==> flow/design.v <==
module system_bus
	#(parameter DATA_WIDTH = 8, 
	parameter ADDR_WIDTH = 14, 
	parameter NO_OF_MASTER = 4, 
	parameter NO_OF_SLAVE = 8,
	parameter [NO_OF_SLAVE*ADDR_WIDTH-1:0] SLAVE_BASE_ADDR = {14'd10, 14'd20, 14'd30, 14'd40, 14'd50, 14'd60, 14'd70, 14'd80}, 
	parameter [NO_OF_SLAVE*ADDR_WIDTH-1:0] SLAVE_END_ADDR = {14'd19, 14'd29, 14'd39, 14'd49, 14'd59, 14'd69, 14'd79, 14'd89}
	) 
	(
	input clk,
	input reset_n,
	input [ADDR_WIDTH*NO_OF_MASTER-1:0]  addr_avm, 
	output [DATA_WIDTH*NO_OF_MASTER-1:0]  readdata_avm,
	input [DATA_WIDTH*NO_OF_MASTER-1:0]  writedata_avm, 
	input [NO_OF_MASTER-1:0]  readen_avm,
	input [NO_OF_MASTER-1:0]  writeen_avm,
	output [NO_OF_MASTER-1:0]  readvalid_avm,
	output [NO_OF_MASTER-1:0]  writevalid_avm,
	input [NO_OF_MASTER-1:0]  waitrequest_avm,
	input [4*NO_OF_MASTER-1:0]priority_no,
	output [ADDR_WIDTH*NO_OF_SLAVE-1:0]  addr_avs,
	input [DATA_WIDTH*NO_OF_SLAVE-1:0]  readdata_avs,
	output [DATA_WIDTH*NO_OF_SLAVE-1:0]  writedata_avs,
	output [NO_OF_SLAVE-1:0]  readen_avs,
	output [NO_OF_SLAVE-1:0]  writeen_avs,
	input [NO_OF_SLAVE-1:0]  readvalid_avs,
	input [NO_OF_SLAVE-1:0]  writevalid_avs,
	output reg [NO_OF_SLAVE-1:0]  waitrequest_avs
	);
	reg [NO_OF_MASTER-1:0] readen_avm_last, writeen_avm_last, readen_avm_reg, writeen_avm_reg;
	reg [NO_OF_MASTER-1:0]  readvalid_avm_reg, readvalid_avm_reg_out, writevalid_avm_reg_out;
	reg [DATA_WIDTH-1:0]  readdata_avm_reg [NO_OF_MASTER-1:0];
	reg [7:0] readvalid_avs_last, writevalid_avs_last;
	reg [DATA_WIDTH-1:0]  readdata_avs_reg [NO_OF_SLAVE-1:0];
	reg [NO_OF_SLAVE-1:0] readvalid_avs_reg;
	reg [NO_OF_SLAVE-1:0] writevalid_avs_reg;
	wire [NO_OF_SLAVE:0] readvalid_avs_reg_x = {1'b0, readvalid_avs_reg};
	wire [NO_OF_SLAVE:0] writevalid_avs_reg_x = {1'b0, writevalid_avs_reg};
	reg [ADDR_WIDTH-1:0] addr_avs_reg [NO_OF_SLAVE-1:0];
	reg [DATA_WIDTH-1:0]  writedata_avs_reg [NO_OF_SLAVE-1:0];
	reg [NO_OF_SLAVE-1:0]  readen_avs_reg, writeen_avs_reg, readen_avs_reg_out, writeen_avs_reg_out;
	wire [ADDR_WIDTH-1:0] addr_avm_wire [NO_OF_MASTER-1:0];
	wire [DATA_WIDTH-1:0] writedata_avm_wire [NO_OF_MASTER-1:0];
	wire [3:0] priority_wire [NO_OF_MASTER-1:0];
	wire [4*NO_OF_MASTER-1:0] priority_no_with_active;
	reg [7:0] free_slaves;
	reg [3:0] last_state_stage_1_2;
	reg [1:0] master_slave_mux_master;
	reg [7:0] slave_master_demux_slave;
	reg [3:0] counter_s_p_master [NO_OF_MASTER-1:0];
	reg [3:0] value_s_p_master [NO_OF_MASTER-1:0];
	reg [7:0] slave_en_flag;
	reg [4:0] s_p_conversion_counter;
	reg [4:0] s_p_conversion_value;
	reg [3:0] s_p_conversion_counter_4;
	reg [3:0] s_p_conversion_value_4;
	reg stage_2_state;
	reg stage_4_state;
	reg [DATA_WIDTH + 2 - 1:0] shift_reg_slave;
	reg [DATA_WIDTH + ADDR_WIDTH + 2-1:0] shift_reg_master;
	reg [3:0] master_enable;
	reg [7:0] last_state_stage_3_4;
	reg [7:0] last_state_stage_3_4_single;
	reg [7:0] slave_active_stage_3;
	wire [31:0] slave_master_priority;
	wire [31:0] slave_master_priority_with_active;
	wire [3:0] master_enable_wire;
	wire m2s_serial_bus,s2m_serial_bus;
	wire [7:0] master_corresponding_slave [3:0];
	wire [3:0] master_active_stage_1;
	reg [3:0] mux_demux_slave_corresponding_master [7:0] ;
	reg [1:0] mux_demux_slave_corresponding_master_2bit [7:0] ;
	reg [2:0] master_corresponding_slave_3bit [NO_OF_MASTER-1:0];
	reg [4:0] counter_s_p_slave [NO_OF_SLAVE-1:0];
	reg [4:0] value_s_p_slave [NO_OF_SLAVE-1:0];
	reg [1:0] state_master_interface [NO_OF_MASTER-1:0];
	reg [1:0] state_slave_interface [NO_OF_SLAVE-1:0];
	reg [7:0] slave_master_mux_slave;
	reg [3:0] slave_master_mux_slave_3b;
	reg [3:0] slave_master_mux_slave_3b_tem;
	reg [3:0] master_releaser_stage;
	reg [7:0] slave_releaser_stage;
	assign master_active_stage_1=(readen_avm_reg | writeen_avm_reg) & (~last_state_stage_1_2) & (~{((master_corresponding_slave[3] & free_slaves) == 8'b0),((master_corresponding_slave[2] & free_slaves) == 8'b0),((master_corresponding_slave[1] & free_slaves) == 8'b0),((master_corresponding_slave[0] & free_slaves) == 8'b0)});
	assign slave_master_priority={priority_wire[mux_demux_slave_corresponding_master_2bit[7]],priority_wire[mux_demux_slave_corresponding_master_2bit[6]],priority_wire[mux_demux_slave_corresponding_master_2bit[5]],priority_wire[mux_demux_slave_corresponding_master_2bit[4]],priority_wire[mux_demux_slave_corresponding_master_2bit[3]],priority_wire[mux_demux_slave_corresponding_master_2bit[2]],priority_wire[mux_demux_slave_corresponding_master_2bit[1]],priority_wire[mux_demux_slave_corresponding_master_2bit[0]]};
	assign readen_avs = readen_avs_reg_out;
	assign writeen_avs = writeen_avs_reg_out;
	assign readvalid_avm=readvalid_avm_reg_out;
	assign writevalid_avm=writevalid_avm_reg_out;
	assign master_enable_wire=master_enable;
	assign m2s_serial_bus=shift_reg_master[DATA_WIDTH + ADDR_WIDTH + 1];
	assign s2m_serial_bus=shift_reg_slave[DATA_WIDTH + 1];
	genvar i, j, k;
	generate
		for ( i=0;i<NO_OF_MASTER;i=i+1)  
			begin : VECTORIZE_INTERFACE_SIGNALS
				assign priority_wire[i]=priority_no[i*4+3:i*4];
				assign addr_avm_wire[i]=addr_avm[(i+1)*ADDR_WIDTH-1:i*ADDR_WIDTH];
				assign writedata_avm_wire[i]=writedata_avm[(i+1)*DATA_WIDTH-1:i*DATA_WIDTH];
			end
		for ( k=0;k<NO_OF_MASTER;k=k+1)  
			begin : ADDRESS_DECODING_0  
				for ( i=0;i<NO_OF_SLAVE;i=i+1)
					begin : ADDRESS_DECODING_1
						assign master_corresponding_slave[k][i]=(addr_avm[ADDR_WIDTH*k-1+ADDR_WIDTH:ADDR_WIDTH*k] >= SLAVE_BASE_ADDR[(i+1)*ADDR_WIDTH-1:i*ADDR_WIDTH])? ((addr_avm[ADDR_WIDTH*k-1+ADDR_WIDTH:ADDR_WIDTH*k] <= SLAVE_END_ADDR[(i+1)*ADDR_WIDTH-1:i*ADDR_WIDTH])? 1'b1:1'b0):1'b0 ;
					end
			end
		for ( i=0;i<NO_OF_MASTER;i=i+1)  
			begin : BIT_CONVERSION_8_3
				always @(*)
					begin
						case(master_corresponding_slave[i])
							8'b00000001:
								begin
									master_corresponding_slave_3bit[i]=3'b000;
								end
							8'b00000010:
								begin
									master_corresponding_slave_3bit[i]=3'b001;
								end
							8'b00000100:
								begin
									master_corresponding_slave_3bit[i]=3'b010;
								end
							8'b00001000:
								begin
									master_corresponding_slave_3bit[i]=3'b011;
								end
							8'b00010000:
								begin
									master_corresponding_slave_3bit[i]=3'b100;
								end
							8'b00100000:
								begin
									master_corresponding_slave_3bit[i]=3'b101;
								end
							8'b01000000:
								begin
									master_corresponding_slave_3bit[i]=3'b110;
								end
							8'b10000000:
								begin
									master_corresponding_slave_3bit[i]=3'b111;
								end
							default:
								begin
									master_corresponding_slave_3bit[i]=3'b00;
								end
						endcase
					end
			end
		for ( i=0;i<NO_OF_MASTER;i=i+1)  
			begin : IDENTIFY_MASTER_REQUEST_DECTING_WITH_EDGE
				always @(posedge clk or negedge reset_n)
					if (~reset_n)
						begin
							readen_avm_reg[i]<=1'b0;
							writeen_avm_reg[i]<=1'b0;
						end
					else
					begin
						case({((~readen_avm_last[i]) & readen_avm[i]), master_releaser_stage[i]})
							2'b10,2'b11:
								begin
									readen_avm_reg[i]<=1'b1;
								end
							2'b01:
								begin
									readen_avm_reg[i]<=1'b0;
								end
							2'b00:
								begin
									readen_avm_reg[i]<=readen_avm_reg[i];
								end
							default:
								begin
									readen_avm_reg[i]<=1'b0;
								end
						endcase
						case({((~writeen_avm_last[i]) & writeen_avm[i]), master_releaser_stage[i]})
							2'b10,2'b11:
								begin
									writeen_avm_reg[i]<=1'b1;
								end
							2'b01:
								begin
									writeen_avm_reg[i]<=1'b0;
								end
							2'b00:
								begin
									writeen_avm_reg[i]<=writeen_avm_reg[i];
								end
							default:
								begin
									writeen_avm_reg[i]<=1'b0;
								end
						endcase
					end
			end
		for ( i=0;i<NO_OF_SLAVE;i=i+1)  
			begin : BIT_CONVERSION_4_2
				always @(*)
					begin
						case(mux_demux_slave_corresponding_master[i])
							4'b0001:
								begin
									mux_demux_slave_corresponding_master_2bit[i]=2'b00;
								end
							4'b0010:
								begin
									mux_demux_slave_corresponding_master_2bit[i]=2'b01;
								end
							4'b0100:
								begin
									mux_demux_slave_corresponding_master_2bit[i]=2'b10;
								end
							4'b1000:
								begin
									mux_demux_slave_corresponding_master_2bit[i]=2'b11;
								end
							default:
								begin
									mux_demux_slave_corresponding_master_2bit[i]=2'b00;
								end
						endcase
					end
			end
		for ( i=0;i<NO_OF_MASTER;i=i+1)  
			begin : DETECT_MASTER_REQUESTS_WITH_PRIORITY
				assign priority_no_with_active[i*4]=priority_no[i*4] & master_active_stage_1[i];
				assign priority_no_with_active[i*4+1]=priority_no[i*4+1] & master_active_stage_1[i];
				assign priority_no_with_active[i*4+2]=priority_no[i*4+2] & master_active_stage_1[i];
				assign priority_no_with_active[i*4+3]=priority_no[i*4+3] & master_active_stage_1[i];
			end
		for ( i=0;i<NO_OF_SLAVE;i=i+1)  
			begin : DETECT_SLAVE_READY_WITH_PRIORITY
				assign slave_master_priority_with_active[i*4]=slave_master_priority[i*4] & slave_active_stage_3[i];
				assign slave_master_priority_with_active[i*4+1]=slave_master_priority[i*4+1] & slave_active_stage_3[i];
				assign slave_master_priority_with_active[i*4+2]=slave_master_priority[i*4+2] & slave_active_stage_3[i];
				assign slave_master_priority_with_active[i*4+3]=slave_master_priority[i*4+3] & slave_active_stage_3[i];
			end
		for (i=0;i<NO_OF_SLAVE;i=i+1)  
			begin : SAMPLE_DATA_FROM_SLAVE_INTERFACE
				assign writedata_avs[(i+1)*DATA_WIDTH-1:i*DATA_WIDTH] = writedata_avs_reg[i];
				assign addr_avs[(i+1)*ADDR_WIDTH-1:i*ADDR_WIDTH]=addr_avs_reg[i]-SLAVE_BASE_ADDR[i];
				always @(posedge clk or negedge reset_n)	
					begin
						if (~reset_n)
							begin
								readvalid_avs_reg[i]<=1'b0;
								writevalid_avs_reg[i]<=1'b0;
								readdata_avs_reg[i]<=8'b0;
								waitrequest_avs[i]<=1'b0;
							end
						else	
							begin
								case ({(readvalid_avs[i] & (~readvalid_avs_last[i])),(writevalid_avs[i] & (~writevalid_avs_last[i]))})
									2'b11:
										begin
											readvalid_avs_reg[i]<=readvalid_avs[i];
											writevalid_avs_reg[i]<=writevalid_avs[i];
											readdata_avs_reg[i]<=readdata_avs[i*8+7:i*8];
											waitrequest_avs[i]<=1'b1;
										end
									2'b10:
										begin
											readvalid_avs_reg[i]<=readvalid_avs[i];
											writevalid_avs_reg[i]<=writevalid_avs[i];
											readdata_avs_reg[i]<=readdata_avs[i*8+7:i*8];
											waitrequest_avs[i]<=1'b1;
										end
									2'b01:
										begin
											readvalid_avs_reg[i]<=readvalid_avs[i];
											writevalid_avs_reg[i]<=writevalid_avs[i];
											readdata_avs_reg[i]<=readdata_avs_reg[i];
											waitrequest_avs[i]<=1'b1;
										end
									2'b00:
										begin
											readvalid_avs_reg[i]<=readvalid_avs_reg[i];
											writevalid_avs_reg[i]<=writevalid_avs_reg[i];
											readdata_avs_reg[i]<=readdata_avs_reg[i];
											waitrequest_avs[i]<=1'b0;
										end
									default:
										begin
											readvalid_avs_reg[i]<=1'b0;
											writevalid_avs_reg[i]<=1'b0;
											readdata_avs_reg[i]<=8'b0;
											waitrequest_avs[i]<=1'b0;
										end
								endcase
							end
					end
			end
		for (j=0;j<NO_OF_SLAVE;j=j+1)  
			begin : SERIAL_TO_PARALLEL_CONVERSION_AT_SLAVE_INTERFACES
				always @(posedge clk or negedge reset_n) 
					begin
						if(~reset_n)
							begin
								counter_s_p_slave[j]<=5'b0;
								value_s_p_slave[j]<=5'b0;	
								state_slave_interface[j]<=2'b0;
								writeen_avs_reg[j] <= 1'b0;
								readen_avs_reg[j] <= 1'b0;
								addr_avs_reg[j]<={ADDR_WIDTH{1'b0}};
								writedata_avs_reg[j]<=8'b0;
								writeen_avs_reg_out[j]<=1'b0;
								readen_avs_reg_out[j] <=1'b0;
							end
						else	
							begin
								case(state_slave_interface[j])
									2'b0:
										begin
											writeen_avs_reg[j] <= writeen_avs_reg[j];
											counter_s_p_slave[j]<=5'b0;
											writedata_avs_reg[j]<=writedata_avs_reg[j];
											addr_avs_reg[j]<=addr_avs_reg[j];
											value_s_p_slave[j]<=value_s_p_slave[j];
											if (slave_en_flag[j])
												begin
													state_slave_interface[j] <=2'b1;
													readen_avs_reg[j] <= m2s_serial_bus;
												end
											else
												begin
													state_slave_interface[j] <=2'b0;
													readen_avs_reg[j] <= 1'b0;
												end
											if (writeen_avs_reg_out[j] & writevalid_avs[j])
												begin
													writeen_avs_reg_out[j]<=1'b0;
												end
											else
												begin
													writeen_avs_reg_out[j]<=writeen_avs_reg_out[j];
												end
											if (readen_avs_reg_out[j] & readvalid_avs[j])
												begin
													readen_avs_reg_out[j] <=1'b0;
												end
											else
												begin
													readen_avs_reg_out[j] <=readen_avs_reg_out[j];
												end		
										end
									2'b01:
										begin
											writeen_avs_reg[j] <= m2s_serial_bus;
											readen_avs_reg[j] <= readen_avs_reg[j];			
											counter_s_p_slave[j]<=5'b0;
											state_slave_interface[j] <=2'b10;			
											writedata_avs_reg[j]<=writedata_avs_reg[j];
											addr_avs_reg[j]<=addr_avs_reg[j];			
											if(readen_avs_reg[j])
												begin
													value_s_p_slave[j]<=ADDR_WIDTH-1'b1;
												end
											else
												begin
													value_s_p_slave[j]<=ADDR_WIDTH+DATA_WIDTH-1'b1;
												end
											if (writeen_avs_reg_out[j] & writevalid_avs[j])
												begin
													writeen_avs_reg_out[j]<=1'b0;
												end
											else
												begin
													writeen_avs_reg_out[j]<=writeen_avs_reg_out[j];
												end
											if (readen_avs_reg_out[j] & readvalid_avs[j])
												begin
													readen_avs_reg_out[j] <=1'b0;
												end
											else
												begin
													readen_avs_reg_out[j] <=readen_avs_reg_out[j];
												end
										end
									2'b10:
										begin
											writeen_avs_reg[j] <= writeen_avs_reg[j];
											readen_avs_reg[j] <= readen_avs_reg[j];
											value_s_p_slave[j]<=value_s_p_slave[j];
											writedata_avs_reg[j]<={writedata_avs_reg[j],addr_avs_reg[j][ADDR_WIDTH-1]};			
											addr_avs_reg[j]<={addr_avs_reg[j],m2s_serial_bus};			
										if(value_s_p_slave[j] == counter_s_p_slave[j] )
											begin
												counter_s_p_slave[j]<=5'd0;
												writeen_avs_reg_out[j]<=writeen_avs_reg[j];
												readen_avs_reg_out[j] <= readen_avs_reg[j];
												state_slave_interface[j] <=2'b0;
											end
										else			
											begin
												counter_s_p_slave[j]<=counter_s_p_slave[j]+5'd1;
												writeen_avs_reg_out[j]<=writeen_avs_reg_out[j];
												readen_avs_reg_out[j] <=readen_avs_reg_out[j];
												state_slave_interface[j] <=2'b10;
											end					
										end
									default:
										begin
											counter_s_p_slave[j]<=5'b0;
											value_s_p_slave[j]<=5'b0;	
											state_slave_interface[j]<=2'b0;
											writeen_avs_reg[j] <= 1'b0;
											readen_avs_reg[j] <= 1'b0;
											addr_avs_reg[j]<={ADDR_WIDTH{1'b0}};
											writedata_avs_reg[j]<=8'b0;
											writeen_avs_reg_out[j]<=1'b0;
											readen_avs_reg_out[j] <=1'b0;
										end		
								endcase
							end
					end
		end
		for (j=0;j<NO_OF_MASTER;j=j+1) 
			begin : SERIAL_TO_PARALLEL_CONVERSION_AT_MASTER_INTERFACES
				assign readdata_avm[(j+1)*DATA_WIDTH-1:j*DATA_WIDTH]=readdata_avm_reg[j];
				always @(posedge clk or negedge reset_n) 
					begin
						if(~reset_n)
							begin
								counter_s_p_master[j]<=4'b0;
								value_s_p_master[j]<=4'b0;	
								state_master_interface[j]<=2'b0;
								readdata_avm_reg[j] <= 8'b0;
								readvalid_avm_reg[j] <= 1'b0;
								readvalid_avm_reg_out[j] <= 1'b0;
								writevalid_avm_reg_out[j] <= 1'b0;
							end
						else	
							begin
								case(state_master_interface[j])
									2'b0:
										begin
											counter_s_p_master[j]<=4'b0;
											value_s_p_master[j]<=value_s_p_master[j];
											readdata_avm_reg[j] <= readdata_avm_reg[j];
											if (master_enable_wire[j])
												begin
													state_master_interface[j] <=2'b1;
												end
											else
												begin
													state_master_interface[j] <=2'b0;
												end
											casex({master_enable_wire[j],(readen_avm[j] | writeen_avm[j] | waitrequest_avm[j])})
												2'b1x:
													begin
														readvalid_avm_reg[j] <= s2m_serial_bus;
														readvalid_avm_reg_out[j] <= 1'b0;
														writevalid_avm_reg_out[j] <= 1'b0;
													end
												2'b01:
													begin
														readvalid_avm_reg[j] <= readvalid_avm_reg[j];
														readvalid_avm_reg_out[j] <= readvalid_avm_reg_out[j];
														writevalid_avm_reg_out[j] <= writevalid_avm_reg_out[j];
													end
												2'b00:
													begin
														readvalid_avm_reg[j] <= 1'b0;
														readvalid_avm_reg_out[j] <= 1'b0;
														writevalid_avm_reg_out[j] <= 1'b0;
													end
												default:
													begin
														readvalid_avm_reg[j] <= 1'b0;
														readvalid_avm_reg_out[j] <= 1'b0;
														writevalid_avm_reg_out[j] <= 1'b0;
													end
											endcase
										end
									2'b01:
										begin
											counter_s_p_master[j]<=4'b0;
											readvalid_avm_reg[j] <= readvalid_avm_reg[j];
											if(readvalid_avm_reg[j])
												begin
													value_s_p_master[j]<=DATA_WIDTH-1'b1;
													state_master_interface[j] <=2'b10;
													writevalid_avm_reg_out[j] <= s2m_serial_bus;
												end
											else													
												begin
													value_s_p_master[j]<=4'd0;
													state_master_interface[j] <=2'b0;
													writevalid_avm_reg_out[j] <= s2m_serial_bus;
												end
											readvalid_avm_reg_out[j] <= 1'b0;
											readdata_avm_reg[j] <= readdata_avm_reg[j];
										end
									2'b10:
										begin
											value_s_p_master[j]<=value_s_p_master[j];
											readvalid_avm_reg[j] <= readvalid_avm_reg[j];
											readdata_avm_reg[j] <= {readdata_avm_reg[j],s2m_serial_bus}; 
											writevalid_avm_reg_out[j] <= 1'b0;
											if(value_s_p_master[j] == counter_s_p_master[j] )
												begin
													counter_s_p_master[j]<=4'd0;
													readvalid_avm_reg_out[j] <= readvalid_avm_reg[j];
													state_master_interface[j] <=2'b0;
												end
											else
												begin
													counter_s_p_master[j]<=counter_s_p_master[j]+4'd1;
													readvalid_avm_reg_out[j] <= 1'b0;
													state_master_interface[j] <=2'b10;
												end	
										end
									default:
										begin
											readdata_avm_reg[j] <= 8'b0;
											counter_s_p_master[j]<=4'b0;
											value_s_p_master[j]<=4'b0;	
											state_master_interface[j]<=2'b0;
											readvalid_avm_reg[j] <= 1'b0;
											readvalid_avm_reg_out[j] <= 1'b0;
											writevalid_avm_reg_out[j] <= 1'b0;
										end
								endcase
							end
					end
		end
	endgenerate
	always @(posedge clk or negedge reset_n)
		begin
			if(~reset_n)
				begin
					readvalid_avs_last<=8'b0;
					writevalid_avs_last<=8'b0;
					readen_avm_last<=8'b0;
					writeen_avm_last<=8'b0;
				end
			else
				begin
					readvalid_avs_last<=readvalid_avs;
					writevalid_avs_last<=writevalid_avs;
					readen_avm_last<=readen_avm;
					writeen_avm_last<=writeen_avm;
				end
		end
	always @(posedge clk or negedge reset_n) 
		begin
			if (~reset_n)
				begin
					master_slave_mux_master <=2'b0;
					slave_master_demux_slave<=8'b0;
					mux_demux_slave_corresponding_master[0] <= 4'b0;
					mux_demux_slave_corresponding_master[1] <= 4'b0;
					mux_demux_slave_corresponding_master[2] <= 4'b0;
					mux_demux_slave_corresponding_master[3] <= 4'b0;
					mux_demux_slave_corresponding_master[4] <= 4'b0;
					mux_demux_slave_corresponding_master[5] <= 4'b0;
					mux_demux_slave_corresponding_master[6] <= 4'b0;
					mux_demux_slave_corresponding_master[7] <= 4'b0;
				end
			else
				begin      
					casex({priority_no_with_active}) 
						16'b1000xxxxxxxxxxxx:
							begin
								master_slave_mux_master <=2'b11;
								slave_master_demux_slave<=master_corresponding_slave[3];
								mux_demux_slave_corresponding_master[master_corresponding_slave_3bit[3]] <= 4'b1000; 
							end
						16'b0xxx1000xxxxxxxx:
							begin
								master_slave_mux_master <=2'b10;
								slave_master_demux_slave<=master_corresponding_slave[2];
								mux_demux_slave_corresponding_master[master_corresponding_slave_3bit[2]] <= 4'b0100;
							end
						16'b0xxx0xxx1000xxxx:
							begin
								master_slave_mux_master <=2'b01;
								slave_master_demux_slave<=master_corresponding_slave[1];
								mux_demux_slave_corresponding_master[master_corresponding_slave_3bit[1]] <= 4'b0010;
							end
						16'b0xxx0xxx0xxx1000:
							begin
								master_slave_mux_master <=2'b0;
								slave_master_demux_slave<=master_corresponding_slave[0];
								mux_demux_slave_corresponding_master[master_corresponding_slave_3bit[0]] <= 4'b0001;
							end
						16'b01000xxx0xxx0xxx:
							begin
								master_slave_mux_master <=2'b11;
								slave_master_demux_slave<=master_corresponding_slave[3];
								mux_demux_slave_corresponding_master[master_corresponding_slave_3bit[3]] <= 4'b1000;
							end
						16'b00xx01000xxx0xxx:
							begin
								master_slave_mux_master <=2'b10;
								slave_master_demux_slave<=master_corresponding_slave[2];
								mux_demux_slave_corresponding_master[master_corresponding_slave_3bit[2]] <= 4'b0100;
							end
						16'b00xx00xx01000xxx:
							begin
								master_slave_mux_master <=2'b01;
								slave_master_demux_slave<=master_corresponding_slave[1];
								mux_demux_slave_corresponding_master[master_corresponding_slave_3bit[1]] <= 4'b0010;
							end
						16'b00xx00xx00xx0100:
							begin
								master_slave_mux_master <=2'b0;
								slave_master_demux_slave<=master_corresponding_slave[0];
								mux_demux_slave_corresponding_master[master_corresponding_slave_3bit[0]] <= 4'b0001;
							end
						16'b001000xx00xx00xx:
							begin
								master_slave_mux_master <=2'b11;
								slave_master_demux_slave<=master_corresponding_slave[3];
								mux_demux_slave_corresponding_master[master_corresponding_slave_3bit[3]] <= 4'b1000;
							end
						16'b000x001000xx00xx:
							begin
								master_slave_mux_master <=2'b10;
								slave_master_demux_slave<=master_corresponding_slave[2];
								mux_demux_slave_corresponding_master[master_corresponding_slave_3bit[2]] <= 4'b0100;
							end
						16'b000x000x001000xx:
							begin
								master_slave_mux_master <=2'b01;
								slave_master_demux_slave<=master_corresponding_slave[1];
								mux_demux_slave_corresponding_master[master_corresponding_slave_3bit[1]] <= 4'b0010;
							end
						16'b000x000x000x0010:
							begin
								master_slave_mux_master <=2'b0;
								slave_master_demux_slave<=master_corresponding_slave[0];
								mux_demux_slave_corresponding_master[master_corresponding_slave_3bit[0]] <= 4'b0001;
							end
						16'b0001000x000x000x:
							begin
								master_slave_mux_master <=2'b11;
								slave_master_demux_slave<=master_corresponding_slave[3];
								mux_demux_slave_corresponding_master[master_corresponding_slave_3bit[3]] <= 4'b1000;
							end
						16'b00000001000x000x:
							begin
								master_slave_mux_master <=2'b10;
								slave_master_demux_slave<=master_corresponding_slave[2];
								mux_demux_slave_corresponding_master[master_corresponding_slave_3bit[2]] <= 4'b0100;
							end
						16'b000000000001000x:
							begin
								master_slave_mux_master <=2'b01;  
								slave_master_demux_slave<=master_corresponding_slave[1];
								mux_demux_slave_corresponding_master[master_corresponding_slave_3bit[1]] <= 4'b0010;
							end
						16'b0000000000000001:
							begin
								master_slave_mux_master <=2'b0;
								slave_master_demux_slave<=master_corresponding_slave[0];
								mux_demux_slave_corresponding_master[master_corresponding_slave_3bit[0]] <= 4'b0001;
							end
						default:
							begin
								master_slave_mux_master <=2'b0;
								slave_master_demux_slave<=8'b0;
							end
					endcase
				end
		end
	always @(posedge clk or negedge reset_n) 
		begin
			if(~reset_n)
				begin
					slave_en_flag <= 8'b0;
					s_p_conversion_counter <= 5'b0;
					s_p_conversion_value<=5'b0;
					shift_reg_master<={(DATA_WIDTH+ADDR_WIDTH+2){1'b0}};
					last_state_stage_1_2<=4'b0;
					stage_2_state<=1'b0;
					free_slaves<=8'hff;
				end
			else
				begin
					case(stage_2_state)
						1'b0:  
							begin
								s_p_conversion_counter <= 5'b0;
								if (writeen_avm[master_slave_mux_master])
									begin
										s_p_conversion_value <= DATA_WIDTH+ADDR_WIDTH+1'b1; 
										shift_reg_master <= {readen_avm[master_slave_mux_master],writeen_avm[master_slave_mux_master] ,writedata_avm_wire[master_slave_mux_master], addr_avm_wire[master_slave_mux_master]};
									end
								else
									begin
										s_p_conversion_value <= ADDR_WIDTH+1'b1;
										shift_reg_master <= {readen_avm[master_slave_mux_master],writeen_avm[master_slave_mux_master] , addr_avm_wire[master_slave_mux_master], {DATA_WIDTH{1'b0}}};
									end
								if(slave_master_demux_slave!=8'b0)  
									begin 
										slave_en_flag <= slave_master_demux_slave;
										last_state_stage_1_2 <= (last_state_stage_1_2 ^ master_releaser_stage) | (1'b1 << master_slave_mux_master);
										stage_2_state <= 1'b1;
										free_slaves <= ((free_slaves|slave_releaser_stage) ^ slave_master_demux_slave);
									end
								else
									begin
										slave_en_flag<=8'b0;
										stage_2_state <= stage_2_state;
										last_state_stage_1_2 <= (last_state_stage_1_2 ^ master_releaser_stage);
										free_slaves <=(free_slaves|slave_releaser_stage);
									end
							end
						1'b1:
							begin
								s_p_conversion_value<=s_p_conversion_value;  
								slave_en_flag<=8'b0;
								last_state_stage_1_2 <= (last_state_stage_1_2 ^ master_releaser_stage);
								free_slaves<=(free_slaves|slave_releaser_stage);
								shift_reg_master<= {shift_reg_master[DATA_WIDTH+ADDR_WIDTH:0],1'b0};
								if(s_p_conversion_counter == s_p_conversion_value)
									begin
										stage_2_state <= 1'b0;
										s_p_conversion_counter <= 5'b0;
									end
								else
									begin
										stage_2_state <= stage_2_state;
										s_p_conversion_counter <= s_p_conversion_counter + 5'b1;
									end
							end
						default:
							begin
								slave_en_flag <= 8'b0;
								s_p_conversion_counter <= 5'b0;
								s_p_conversion_value<=5'b0;
								shift_reg_master<={(DATA_WIDTH+ADDR_WIDTH+2){1'b0}};
								last_state_stage_1_2<=4'b0;
								stage_2_state<=1'b0;
								free_slaves<=8'hff;
							end
					endcase
				end
		end
	always @(posedge clk or negedge reset_n)
		begin 
			if (~reset_n)
				begin
					slave_active_stage_3<=8'b0;
				end
			else
				begin
					slave_active_stage_3<=(slave_active_stage_3|(((~readvalid_avs_last) & readvalid_avs) |  ((~writevalid_avs_last) & writevalid_avs))) & (~last_state_stage_3_4);
				end
		end
	always @(posedge clk or negedge reset_n) 
		begin
			if (~reset_n)
				begin
					slave_master_mux_slave<=8'b0;
					slave_master_mux_slave_3b <= 4'b0;
				end
			else
				begin          
					if ((slave_master_priority_with_active & 32'b11110000000000000000000000000000) == 32'b10000000000000000000000000000000)
						begin
							slave_master_mux_slave<=8'b10000000; slave_master_mux_slave_3b <= 4'b111;
						end
					else if ((slave_master_priority_with_active & 32'b10001111000000000000000000000000) == 32'b00001000000000000000000000000000)
						begin
							slave_master_mux_slave<=8'b01000000; slave_master_mux_slave_3b <= 4'b110;
						end
					else if ((slave_master_priority_with_active & 32'b10001000111100000000000000000000) == 32'b00000000100000000000000000000000)
						begin
							slave_master_mux_slave<=8'b00100000; slave_master_mux_slave_3b <= 4'b101;
						end
					else if ((slave_master_priority_with_active & 32'b10001000100011110000000000000000) == 32'b00000000000010000000000000000000)
						begin
							slave_master_mux_slave<=8'b00010000; slave_master_mux_slave_3b <= 4'b100;
						end
					else if ((slave_master_priority_with_active & 32'b10001000100010001111000000000000) == 32'b00000000000000001000000000000000)
						begin
							slave_master_mux_slave<=8'b00001000; slave_master_mux_slave_3b <= 4'b011;
						end
					else if ((slave_master_priority_with_active & 32'b10001000100010001000111100000000) == 32'b00000000000000000000100000000000)
						begin
							slave_master_mux_slave<=8'b00000100; slave_master_mux_slave_3b <= 4'b010;
						end
					else if ((slave_master_priority_with_active & 32'b10001000100010001000100011110000) == 32'b00000000000000000000000010000000)
						begin
							slave_master_mux_slave<=8'b00000010; slave_master_mux_slave_3b <= 4'b001;
						end
					else if ((slave_master_priority_with_active & 32'b10001000100010001000100010001111) == 32'b00000000000000000000000000001000)
						begin
							slave_master_mux_slave<=8'b00000001; slave_master_mux_slave_3b <= 4'b000;
						end
					else if ((slave_master_priority_with_active & 32'b11111000100010001000100010001000) == 32'b01000000000000000000000000000000)
						begin
							slave_master_mux_slave<=8'b10000000; slave_master_mux_slave_3b <= 4'b111;
						end
					else if ((slave_master_priority_with_active & 32'b11001111100010001000100010001000) == 32'b00000100000000000000000000000000)
						begin
							slave_master_mux_slave<=8'b01000000; slave_master_mux_slave_3b <= 4'b110;
						end
					else if ((slave_master_priority_with_active & 32'b11001100111110001000100010001000) == 32'b00000000010000000000000000000000)
						begin
							slave_master_mux_slave<=8'b00100000; slave_master_mux_slave_3b <= 4'b101;
						end
					else if ((slave_master_priority_with_active & 32'b11001100110011111000100010001000) == 32'b00000000000001000000000000000000)
						begin
							slave_master_mux_slave<=8'b00010000; slave_master_mux_slave_3b <= 4'b100;
						end
					else if ((slave_master_priority_with_active & 32'b11001100110011001111100010001000) == 32'b00000000000000000100000000000000)
						begin
							slave_master_mux_slave<=8'b00001000; slave_master_mux_slave_3b <= 4'b011;
						end
					else if ((slave_master_priority_with_active & 32'b11001100110011001100111110001000) == 32'b00000000000000000000010000000000)
						begin
							slave_master_mux_slave<=8'b00000100; slave_master_mux_slave_3b <= 4'b010;
						end
					else if ((slave_master_priority_with_active & 32'b11001100110011001100110011111000) == 32'b00000000000000000000000001000000)
						begin
							slave_master_mux_slave<=8'b00000010; slave_master_mux_slave_3b <= 4'b001;
						end
					else if ((slave_master_priority_with_active & 32'b11001100110011001100110011001111) == 32'b00000000000000000000000000000100)
						begin
							slave_master_mux_slave<=8'b00000001; slave_master_mux_slave_3b <= 4'b000;
						end
					else if ((slave_master_priority_with_active & 32'b11111100110011001100110011001100) == 32'b00100000000000000000000000000000)
						begin
							slave_master_mux_slave<=8'b10000000; slave_master_mux_slave_3b <= 4'b111;
						end
					else if ((slave_master_priority_with_active & 32'b11101111110011001100110011001100) == 32'b00000010000000000000000000000000)
						begin
							slave_master_mux_slave<=8'b01000000; slave_master_mux_slave_3b <= 4'b110;
						end
					else if ((slave_master_priority_with_active & 32'b11101110111111001100110011001100) == 32'b00000000001000000000000000000000)
						begin
							slave_master_mux_slave<=8'b00100000; slave_master_mux_slave_3b <= 4'b101;
						end
					else if ((slave_master_priority_with_active & 32'b11101110111011111100110011001100) == 32'b00000000000000100000000000000000)
						begin
							slave_master_mux_slave<=8'b00010000; slave_master_mux_slave_3b <= 4'b100;
						end
					else if ((slave_master_priority_with_active & 32'b11101110111011101111110011001100) == 32'b00000000000000000010000000000000)
						begin
							slave_master_mux_slave<=8'b00001000; slave_master_mux_slave_3b <= 4'b011;
						end
					else if ((slave_master_priority_with_active & 32'b11101110111011101110111111001100) == 32'b00000000000000000000001000000000)
						begin
							slave_master_mux_slave<=8'b00000100; slave_master_mux_slave_3b <= 4'b010;
						end
					else if ((slave_master_priority_with_active & 32'b11101110111011101110111011111100) == 32'b00000000000000000000000000100000)
						begin
							slave_master_mux_slave<=8'b00000010; slave_master_mux_slave_3b <= 4'b001;
						end
					else if ((slave_master_priority_with_active & 32'b11101110111011101110111011101111) == 32'b00000000000000000000000000000010)
						begin
							slave_master_mux_slave<=8'b00000001; slave_master_mux_slave_3b <= 4'b000;
						end
					else if ((slave_master_priority_with_active & 32'b11111110111011101110111011101110) == 32'b00010000000000000000000000000000)
						begin
							slave_master_mux_slave<=8'b10000000; slave_master_mux_slave_3b <= 4'b111;
						end
					else if ((slave_master_priority_with_active & 32'b11111111111011101110111011101110) == 32'b00000001000000000000000000000000)
						begin
							slave_master_mux_slave<=8'b01000000; slave_master_mux_slave_3b <= 4'b110;
						end
					else if ((slave_master_priority_with_active & 32'b11111111111111101110111011101110) == 32'b00000000000100000000000000000000)
						begin
							slave_master_mux_slave<=8'b00100000; slave_master_mux_slave_3b <= 4'b101;
						end
					else if ((slave_master_priority_with_active & 32'b11111111111111111110111011101110) == 32'b00000000000000010000000000000000)
						begin
							slave_master_mux_slave<=8'b00010000; slave_master_mux_slave_3b <= 4'b100;
						end
					else if ((slave_master_priority_with_active & 32'b11111111111111111111111011101110) == 32'b00000000000000000001000000000000)
						begin
							slave_master_mux_slave<=8'b00001000; slave_master_mux_slave_3b <= 4'b011;
						end
					else if ((slave_master_priority_with_active & 32'b11111111111111111111111111101110) == 32'b00000000000000000000000100000000)
						begin
							slave_master_mux_slave<=8'b00000100; slave_master_mux_slave_3b <= 4'b010;
						end
					else if ((slave_master_priority_with_active & 32'b11111111111111111111111111111110) == 32'b00000000000000000000000000010000)
						begin
							slave_master_mux_slave<=8'b00000010; slave_master_mux_slave_3b <= 4'b001;
						end
					else if ((slave_master_priority_with_active & 32'b11111111111111111111111111111111) == 32'b00000000000000000000000000000001)
						begin
							slave_master_mux_slave<=8'b00000001; slave_master_mux_slave_3b <= 4'b000;
						end
					else
						begin
							slave_master_mux_slave<=8'b0; slave_master_mux_slave_3b <= 4'b1000;
						end
				end
		end
	always @(posedge clk or negedge reset_n) 
		begin
			if(!reset_n)
				begin
					s_p_conversion_counter_4 <= 4'b0;
					s_p_conversion_value_4 <= 4'b0;
					stage_4_state <= 1'b0;
					shift_reg_slave <= {(DATA_WIDTH + 2){1'b0}}; 
					last_state_stage_3_4<=8'b0;
					last_state_stage_3_4_single<=8'b0;
					master_enable<=4'b0;
					slave_master_mux_slave_3b_tem<=4'b0;
				end
			else
				begin
					case(stage_4_state)
						1'b0:
							begin
								last_state_stage_3_4_single<=8'b0;
								s_p_conversion_counter_4 <= 4'b0;
								if (readvalid_avs_reg_x[slave_master_mux_slave_3b])
									begin
										shift_reg_slave <= {readvalid_avs_reg_x[slave_master_mux_slave_3b], writevalid_avs_reg_x[slave_master_mux_slave_3b], readdata_avs_reg[slave_master_mux_slave_3b]};
										s_p_conversion_value_4 <= DATA_WIDTH+1'b1;
									end
								else
									begin
										shift_reg_slave <= {readvalid_avs_reg_x[slave_master_mux_slave_3b], writevalid_avs_reg_x[slave_master_mux_slave_3b],{DATA_WIDTH{1'b0}}};
										s_p_conversion_value_4 <= 4'd1;
									end
								if(slave_master_mux_slave!=8'b0)
									begin
										stage_4_state <= 1'b1;
										last_state_stage_3_4<=(last_state_stage_3_4^slave_releaser_stage)| (1'b1 << slave_master_mux_slave_3b);
										master_enable<=mux_demux_slave_corresponding_master[slave_master_mux_slave_3b];
									end
								else
									begin
										stage_4_state <= stage_4_state;
										last_state_stage_3_4<=(last_state_stage_3_4^slave_releaser_stage);
										master_enable<=4'b0;
									end
								slave_master_mux_slave_3b_tem<=slave_master_mux_slave_3b;
							end
						1'b1:
							begin
								slave_master_mux_slave_3b_tem<=slave_master_mux_slave_3b_tem;
								master_enable<=4'b0;
								shift_reg_slave[DATA_WIDTH + 1:0] <= {shift_reg_slave[DATA_WIDTH:0],1'b0};
								last_state_stage_3_4<=(last_state_stage_3_4^slave_releaser_stage);
								if(s_p_conversion_counter_4 == s_p_conversion_value_4)
									begin
										stage_4_state <= 1'b0;
										s_p_conversion_counter_4 <= 4'b0;
										last_state_stage_3_4_single<=(1'b1 << slave_master_mux_slave_3b_tem);
									end
								else
									begin
										stage_4_state <= stage_4_state;
										s_p_conversion_counter_4 <= s_p_conversion_counter_4 + 4'b1;
										last_state_stage_3_4_single<=8'b0;
									end
							end
					endcase
				end
		end
		always @(posedge clk or negedge reset_n)  
			begin
				if (~reset_n)
					begin
						master_releaser_stage<=4'b0;
						slave_releaser_stage<=8'b0;
					end
				else
					begin
						case(last_state_stage_3_4_single)
							8'b10000000:
								begin
									master_releaser_stage<=mux_demux_slave_corresponding_master[7];
									slave_releaser_stage<=8'b10000000;
								end
							8'b01000000:
								begin
									master_releaser_stage<=mux_demux_slave_corresponding_master[6];
									slave_releaser_stage<=8'b01000000;
								end
							8'b00100000:
								begin
									master_releaser_stage<=mux_demux_slave_corresponding_master[5];
									slave_releaser_stage<=8'b00100000;
								end
							8'b00010000:
								begin
									master_releaser_stage<=mux_demux_slave_corresponding_master[4];
									slave_releaser_stage<=8'b00010000;
								end
							8'b00001000:
								begin
									master_releaser_stage<=mux_demux_slave_corresponding_master[3];
									slave_releaser_stage<=8'b00001000;
								end
							8'b00000100:
								begin
									master_releaser_stage<=mux_demux_slave_corresponding_master[2];
									slave_releaser_stage<=8'b00000100;
								end
							8'b00000010:
								begin
									master_releaser_stage<=mux_demux_slave_corresponding_master[1];
									slave_releaser_stage<=8'b00000010;
								end
							8'b00000001:
								begin
									master_releaser_stage<=mux_demux_slave_corresponding_master[0];
									slave_releaser_stage<=8'b00000001;
								end
							default:
								begin
									master_releaser_stage<=4'b0;
									slave_releaser_stage<=8'b0;
								end
						endcase		
					end
			end
endmodule
Memo
Re: synthesis data of system_bus

## From RTL to reports: system_bus

Module system_bus before and after one edit of its RTL, step after step.
Lines under "original" count in the file above, lines under "edited" in the edited file.
"change": "edited" minus "original" as printed here. "rel. change": 100 x difference / "original".
Operators: Yosys type, input widths -> output width; for muxes data width and select width s.
Cell names lack the library's common part.
The mark -- stands for no value.

| set-up | value |
|---|---|
| top | system_bus |
| clock port | clk |
| standard-cell library | sky130hd |
| library corner | tt_025C_1v80 |

## Edit of the RTL

Unified diff, file above to edited file.
The edited RTL no longer does the same as the RTL above: the edit was made by script, with no optimisation intended.

```diff
@@ -1,4 +1,4 @@
 module system_bus
-	#(parameter DATA_WIDTH = 8, 
+	#(parameter DATA_WIDTH = 10, 
 	parameter ADDR_WIDTH = 14, 
 	parameter NO_OF_MASTER = 4, 
```

## After elaboration

Counts by Yosys on the flattened word-level netlist (proc, flatten, opt, wreduce). Print and check cells are left out. Cells with the same type and inputs are merged into one.

Bit counts:

| what | original | edited | change | rel. change (%) |
|---|---|---|---|---|
| register bits | 680 | 724 | +44 | +6.47 |
| input port bits | 198 | 222 | +24 | +12.12 |
| output and inout bits | 240 | 264 | +24 | +10.00 |
| cells after elaboration | 1,357 | 1,357 | 0 | 0.00 |

Operators by class:

| what | original | edited | change | rel. change (%) |
|---|---|---|---|---|
| $add $sub $neg | 16 | 16 | 0 | 0.00 |
| $lt $le $gt $ge | 64 | 64 | 0 | 0.00 |
| equal/unequal tests | 320 | 320 | 0 | 0.00 |
| shifts and indexed selects | 7 | 7 | 0 | 0.00 |
| multiplexer cells | 470 | 470 | 0 | 0.00 |
| bitwise gates (word level) | 149 | 149 | 0 | 0.00 |
| reduce/logical cells | 157 | 157 | 0 | 0.00 |

Operator list:

| kind | original | edited | change | rel. change (%) |
|---|---|---|---|---|
| $pmux 8 s2 | 16 | 4 | -12 | -75.00 |
| $pmux 10 s2 | 1 | 12 | +11 | +1,100.00 |
| $mux 8 | 37 | 29 | -8 | -21.62 |
| $mux 10 | 1 | 8 | +7 | +700.00 |
| $mux 4 | 78 | 82 | +4 | +5.13 |
| $mux 3 | 5 | 1 | -4 | -80.00 |
| $pmux 8 s4 | 2 | 1 | -1 | -50.00 |
| $pmux 8 s8 | 2 | 1 | -1 | -50.00 |
| $mux 23 | 1 | 0 | -1 | -100.00 |
| $pmux 24 s2 | 1 | 0 | -1 | -100.00 |
| $mux 12 | 0 | 1 | +1 | -- |
| $mux 25 | 0 | 1 | +1 | -- |
| $pmux 10 s4 | 0 | 1 | +1 | -- |
| $pmux 10 s8 | 0 | 1 | +1 | -- |
| $pmux 12 s2 | 0 | 1 | +1 | -- |
| $pmux 26 s2 | 0 | 1 | +1 | -- |

Operator kinds equal on both sides are left out: 108.

## Logic depth

Longest topological path by Yosys (ltp), each cell counted once; first at word level (registers and memories cut), then after technology mapping (sequential cells cut; the memories' decode and read muxes count).

Depth:

| what | original | edited | change | rel. change (%) |
|---|---|---|---|---|
| word-level depth | 38 | 38 | 0 | 0.00 |
| ABC_AREA | 0 | 0 | -- | -- |
| mapped depth | 15 | 12 | -3 | -20.00 |
| gate-level depth less buffers | 12 | 10 | -2 | -16.67 |

## Mapped cells and area

Yosys stat after the flow's synthesis: flattened, memories mapped to cells. It holds for the ABC_AREA given above (unset counts as 0); a run with the other value may have another netlist.

Mapped netlist:

| what | original | edited | change | rel. change (%) |
|---|---|---|---|---|
| cells in the netlist | 3,423 | 3,636 | +213 | +6.22 |
| synthesis area (um^2) | 31,884.3 | 33,629.8 | +1,745.5 | +5.47 |
| sequential part of the area (um^2) | 16,540.9 | 17,241.5 | +700.6 | +4.24 |
| flip-flop cells | 660 | 688 | +28 | +4.24 |
| buffers | 183 | 197 | +14 | +7.65 |

Cells by type:

| cell type | original | edited | change | rel. change (%) |
|---|---|---|---|---|
| o21ai_0 | 172 | 246 | +74 | +43.02 |
| nand2_1 | 845 | 886 | +41 | +4.85 |
| and3_1 | 16 | 47 | +31 | +193.75 |
| dfrtp_1 | 640 | 668 | +28 | +4.38 |
| clkbuf_1 | 151 | 176 | +25 | +16.56 |
| xor2_1 | 64 | 45 | -19 | -29.69 |
| a211oi_1 | 7 | 25 | +18 | +257.14 |
| nand3_1 | 265 | 249 | -16 | -6.04 |
| and2_1 | 29 | 45 | +16 | +55.17 |
| o211ai_1 | 26 | 13 | -13 | -50.00 |
| a221o_1 | 8 | 19 | +11 | +137.50 |
| nand2b_1 | 58 | 48 | -10 | -17.24 |
| o21bai_1 | 5 | 15 | +10 | +200.00 |
| nor3_1 | 45 | 54 | +9 | +20.00 |
| o31ai_1 | 20 | 29 | +9 | +45.00 |
| o21ai_1 | 2 | 11 | +9 | +450.00 |
| buf_2 | 15 | 7 | -8 | -53.33 |
| mux2_2 | 31 | 24 | -7 | -22.58 |

Cell types equal on both sides are left out: 14.
Not every row of either side is listed.

## Path before layout

Source: OpenSTA report_checks on the synthesized netlist (no wires, ideal clock, input and output delay 20% of the period each), path of least setup slack; recovery checks are left aside. Register names are those of the netlist, which keeps one name where synthesis merged equal registers.

Timing path after synthesis:

| what | original | edited | change | rel. change (%) |
|---|---|---|---|---|
| path kind | input to register | input to register | -- | -- |
| from | input port addr_avm[45] | input port addr_avm[37] | -- | -- |
| to | register mux_demux_slave_corresponding_master[3][2] | register mux_demux_slave_corresponding_master[2][2] | -- | -- |
| period (ps) | 7,000 | 7,000 | 0 | 0.00 |
| external input delay (ps) | 1,400 | 1,400 | 0 | 0.00 |
| setup time (ps) | 125 | 128 | +3 | -- |
| time at the first pin (ps) | 1,400 | 1,400 | 0 | 0.00 |
| arrival time (ps) | 4,118 | 4,448 | +330 | +8.01 |
| data required time (ps) | 6,875 | 6,872 | -3 | -0.04 |
| path slack (ps) | 2,757 | 2,424 | -333 | -- |
| path delay (ps) | 2,843 | 3,176 | +333 | +11.71 |
| stages on the path | 12 | 11 | -1 | -8.33 |
| path buffers | 1 | 1 | 0 | 0.00 |
| synthesis period reached (ps) | 4,243 | 4,576 | +333 | +7.85 |

"path delay" = arrival - input delay + setup time.
"stages on the path": output pins that drive a net of the path, with the launching flip-flop's if there is one; two outputs of one cell count as two.
"synthesis period reached" is the clock period less the worst setup slack; recovery checks do not enter. This is arithmetic on one report: input and output delays are still those of the set period (20% each).
Between the ends stands the longest chain of elaborated cells between them, by number of cells; it is not shown to be the way that was timed. Of several equally long chains one is given.
Each line given opens the expression or statement behind the cell; cells for indexed reads and writes are added by Yosys, which also makes memories of some case tables.
At most two assigning lines are given for a register; there are more.

| between the ends, after synthesis, original | value |
|---|---|
| path through | buf_6 -> and3_4 -> a22o_1 -> a32o_1 -> a211o_1 -> and2_4 -> and4_1 -> nor4_2 -> nor3_2 -> a41o_1 -> a221oi_4 -> mux2_4 |
| cells in the longest elaborated chain | 12 |
| elaborated cells on any way between the ends | 77 |
| those cells by class | 16 x compare; 28 x eq/ne; 19 x mux; 7 x logic; 7 x reduce/logical |

Ends and longest elaborated chain, after synthesis, original:

| what | RTL line | RTL |
|---|---|---|
| from (decl) | 12 | `input [ADDR_WIDTH*NO_OF_MASTER-1:0] addr_avm,` |
| $le 14x7->1 | 104 | `assign master_corresponding_slave[k][i]=(addr_avm[ADDR_WIDTH*k-1+ADDR_WIDTH:ADDR_WIDTH*k] >= SLAVE_BASE_ADDR[( ...` |
| $mux 1 (2 in a row) | 104 |  |
| $and 8x8->8 | 83 | `assign master_active_stage_1=(readen_avm_reg \| writeen_avm_reg) & (~last_state_stage_1_2) & (~{((master_corres ...` |
| $logic_not 8->1 | 83 |  |
| $not 4->4 | 83 |  |
| $and 4x4->4 | 83 |  |
| $and 1x1->1 | 229 | `assign priority_no_with_active[i*4]=priority_no[i*4] & master_active_stage_1[i];` |
| $eq 16x1->1 | 565 | `casex({priority_no_with_active})` |
| $reduce_or 4->1 | -- |  |
| $ne 2x1->1 | -- |  |
| $reduce_and 5->1 | -- |  |
| to (assign) | 557 | `mux_demux_slave_corresponding_master[3] <= 4'b0;` |
| to (assign) | 570 | `mux_demux_slave_corresponding_master[master_corresponding_slave_3bit[3]] <= 4'b1000;` |
| to (decl) | 71 | `reg [3:0] mux_demux_slave_corresponding_master [7:0] ;` |

| between the ends, after synthesis, edited | value |
|---|---|
| path through | or4_4 -> or4_1 -> buf_2 -> a31o_4 -> o211ai_4 -> o211a_4 -> a211oi_2 -> a2111o_1 -> and3_4 -> a2111oi_4 -> mux2_1 |
| cells in the longest elaborated chain | 12 |
| elaborated cells on any way between the ends | 76 |
| those cells by class | 16 x compare; 27 x eq/ne; 19 x mux; 7 x logic; 7 x reduce/logical |

Ends and longest elaborated chain, after synthesis, edited:

| what | RTL line | RTL |
|---|---|---|
| from (decl) | 12 | `input [ADDR_WIDTH*NO_OF_MASTER-1:0] addr_avm,` |
| $le 14x7->1 | 104 | `assign master_corresponding_slave[k][i]=(addr_avm[ADDR_WIDTH*k-1+ADDR_WIDTH:ADDR_WIDTH*k] >= SLAVE_BASE_ADDR[( ...` |
| $mux 1 (2 in a row) | 104 |  |
| $and 8x8->8 | 83 | `assign master_active_stage_1=(readen_avm_reg \| writeen_avm_reg) & (~last_state_stage_1_2) & (~{((master_corres ...` |
| $logic_not 8->1 | 83 |  |
| $not 4->4 | 83 |  |
| $and 4x4->4 | 83 |  |
| $and 1x1->1 | 229 | `assign priority_no_with_active[i*4]=priority_no[i*4] & master_active_stage_1[i];` |
| $eq 16x1->1 | 565 | `casex({priority_no_with_active})` |
| $reduce_or 4->1 | -- |  |
| $ne 2x1->1 | -- |  |
| $reduce_and 5->1 | -- |  |
| to (assign) | 556 | `mux_demux_slave_corresponding_master[2] <= 4'b0;` |
| to (assign) | 570 | `mux_demux_slave_corresponding_master[master_corresponding_slave_3bit[3]] <= 4'b1000;` |
| to (decl) | 71 | `reg [3:0] mux_demux_slave_corresponding_master [7:0] ;` |

## Timing after layout

Path of least setup slack in the final report of the runs of pair 1 (OpenROAD, finished layout, wires in). Where an end is a register, its clock arrival counts in the times.
The path's times are printed in steps of 10 ps; the period is the one set.

Timing path after layout:

| what | original | edited | change | rel. change (%) |
|---|---|---|---|---|
| path kind | input to register | input to register | -- | -- |
| from | input port addr_avm[48] | input port addr_avm[47] | -- | -- |
| to | register mux_demux_slave_corresponding_master[3][2] | register mux_demux_slave_corresponding_master[4][3] | -- | -- |
| period (ps) | 7,000 | 7,000 | 0 | 0.00 |
| external input delay (ps) | 1,400 | 1,400 | 0 | 0.00 |
| setup time (ps) | 110 | 110 | 0 | -- |
| time at the first pin (ps) | 1,400 | 1,400 | 0 | 0.00 |
| arrival time (ps) | 5,570 | 5,840 | +270 | +4.85 |
| data required time (ps) | 7,490 | 7,500 | +10 | +0.13 |
| path slack (ps) | 1,920 | 1,660 | -260 | -- |
| stages on the path | 12 | 11 | -1 | -8.33 |
| path buffers | 1 | 1 | 0 | 0.00 |

Between the ends stands the longest chain of elaborated cells between them, by number of cells; it is not shown to be the way that was timed. Of several equally long chains one is given.
At most two assigning lines are given for a register; there are more.

| between the ends, after layout, original | value |
|---|---|
| path through | clkdlybuf4s50_1 -> or2_1 -> or4_1 -> nand4_1 -> a211o_1 -> a32oi_1 -> a31oi_1 -> and3b_1 -> o21ai_1 -> nor2_1 -> a221oi_4 -> mux2_4 |
| cells in the longest elaborated chain | 12 |
| elaborated cells on any way between the ends | 77 |
| those cells by class | 16 x compare; 28 x eq/ne; 19 x mux; 7 x logic; 7 x reduce/logical |

Ends and longest elaborated chain, after layout, original:

| what | RTL line | RTL |
|---|---|---|
| from (decl) | 12 | `input [ADDR_WIDTH*NO_OF_MASTER-1:0] addr_avm,` |
| $le 14x7->1 | 104 | `assign master_corresponding_slave[k][i]=(addr_avm[ADDR_WIDTH*k-1+ADDR_WIDTH:ADDR_WIDTH*k] >= SLAVE_BASE_ADDR[( ...` |
| $mux 1 (2 in a row) | 104 |  |
| $and 8x8->8 | 83 | `assign master_active_stage_1=(readen_avm_reg \| writeen_avm_reg) & (~last_state_stage_1_2) & (~{((master_corres ...` |
| $logic_not 8->1 | 83 |  |
| $not 4->4 | 83 |  |
| $and 4x4->4 | 83 |  |
| $and 1x1->1 | 229 | `assign priority_no_with_active[i*4]=priority_no[i*4] & master_active_stage_1[i];` |
| $eq 16x1->1 | 565 | `casex({priority_no_with_active})` |
| $reduce_or 4->1 | -- |  |
| $ne 2x1->1 | -- |  |
| $reduce_and 5->1 | -- |  |
| to (assign) | 557 | `mux_demux_slave_corresponding_master[3] <= 4'b0;` |
| to (assign) | 570 | `mux_demux_slave_corresponding_master[master_corresponding_slave_3bit[3]] <= 4'b1000;` |
| to (decl) | 71 | `reg [3:0] mux_demux_slave_corresponding_master [7:0] ;` |

| between the ends, after layout, edited | value |
|---|---|
| path through | clkdlybuf4s50_1 -> nor2b_1 -> a22o_1 -> o2bb2ai_1 -> a2111oi_2 -> o2bb2ai_1 -> o31ai_1 -> a32oi_2 -> nor4_2 -> o21ba_2 -> a31o_1 |
| cells in the longest elaborated chain | 12 |
| elaborated cells on any way between the ends | 77 |
| those cells by class | 16 x compare; 28 x eq/ne; 19 x mux; 7 x logic; 7 x reduce/logical |

Ends and longest elaborated chain, after layout, edited:

| what | RTL line | RTL |
|---|---|---|
| from (decl) | 12 | `input [ADDR_WIDTH*NO_OF_MASTER-1:0] addr_avm,` |
| $le 14x7->1 | 104 | `assign master_corresponding_slave[k][i]=(addr_avm[ADDR_WIDTH*k-1+ADDR_WIDTH:ADDR_WIDTH*k] >= SLAVE_BASE_ADDR[( ...` |
| $mux 1 (2 in a row) | 104 |  |
| $and 8x8->8 | 83 | `assign master_active_stage_1=(readen_avm_reg \| writeen_avm_reg) & (~last_state_stage_1_2) & (~{((master_corres ...` |
| $logic_not 8->1 | 83 |  |
| $not 4->4 | 83 |  |
| $and 4x4->4 | 83 |  |
| $and 1x1->1 | 229 | `assign priority_no_with_active[i*4]=priority_no[i*4] & master_active_stage_1[i];` |
| $eq 16x1->1 | 565 | `casex({priority_no_with_active})` |
| $reduce_or 4->1 | -- |  |
| $ne 2x1->1 | -- |  |
| $reduce_and 5->1 | -- |  |
| to (assign) | 558 | `mux_demux_slave_corresponding_master[4] <= 4'b0;` |
| to (assign) | 570 | `mux_demux_slave_corresponding_master[master_corresponding_slave_3bit[3]] <= 4'b1000;` |
| to (decl) | 71 | `reg [3:0] mux_demux_slave_corresponding_master [7:0] ;` |

## Flow runs

Both versions went through the flow (Yosys, OpenROAD) with the same settings in each pair. Constraints: input delay and output delay 20% of the set period each, output load 0.01 pF.

| flow settings, pair 1 | value |
|---|---|
| CORE_UTILIZATION | 40 |
| PLACE_DENSITY | 0.6 |
| period_ns | 7.0 |
| CAP_MARGIN | 20 |
| CORE_MARGIN | 2 |
| SLEW_MARGIN | 20 |

Results, pair 1:

| what | original | edited | change | rel. change (%) |
|---|---|---|---|---|
| chip area after synthesis (Yosys) (um^2) | 31,884.3 | 33,629.8 | +1,745.5 | +5.47 |
| area inside the die boundary (um^2) | 81,984.9 | 86,409.5 | +4,424.6 | +5.40 |
| utilization in the final report (%) | 50.2 | 50.1 | -0.1 | -- |
| worst slack on setup checks (ps) | 1,925 | 1,660 | -265 | -- |
| worst-case hold slack (ps) | 403 | 414 | +11 | -- |
| power (µW) | 10,012 | 10,277 | +265 | +2.65 |
| reached clock period (ps) | 5,075 | 5,340 | +265 | +5.22 |

| flow settings, pair 2 | value |
|---|---|
| CELL_PAD_IN_SITES_DETAIL_PLACEMENT | 2 |
| CORE_MARGIN | 9 |
| CORE_UTILIZATION | 23 |
| GPL_TIMING_DRIVEN | 1 |
| MIN_ROUTING_LAYER | met1 |
| PLACE_DENSITY | 0.47 |
| SETUP_SLACK_MARGIN | -0.25 |
| TNS_END_PERCENT | 100 |
| period_ns | 4.48 |
| CAP_MARGIN | 20 |
| SLEW_MARGIN | 20 |

Results, pair 2:

| what | original | edited | change | rel. change (%) |
|---|---|---|---|---|
| chip area after synthesis (Yosys) (um^2) | 31,884.3 | 33,629.8 | +1,745.5 | +5.47 |
| area inside the die boundary (um^2) | 152,354.0 | 160,304.0 | +7,950.0 | +5.22 |
| utilization in the final report (%) | 30.7 | 31.3 | +0.6 | -- |
| worst slack on setup checks (ps) | 258 | 194 | -64 | -- |
| power (µW) | 16,418 | 17,266 | +848 | +5.17 |
| reached clock period (ps) | 4,222 | 4,286 | +64 | +1.52 |

"reached clock period" means the clock period less the worst setup slack. The figure is calculated, with input and output delays left at 20% of the set period.
By "power" is meant OpenSTA's value without simulated activity: inputs other than the clock are taken to toggle once in ten clock periods, and the tool carries that through the logic.
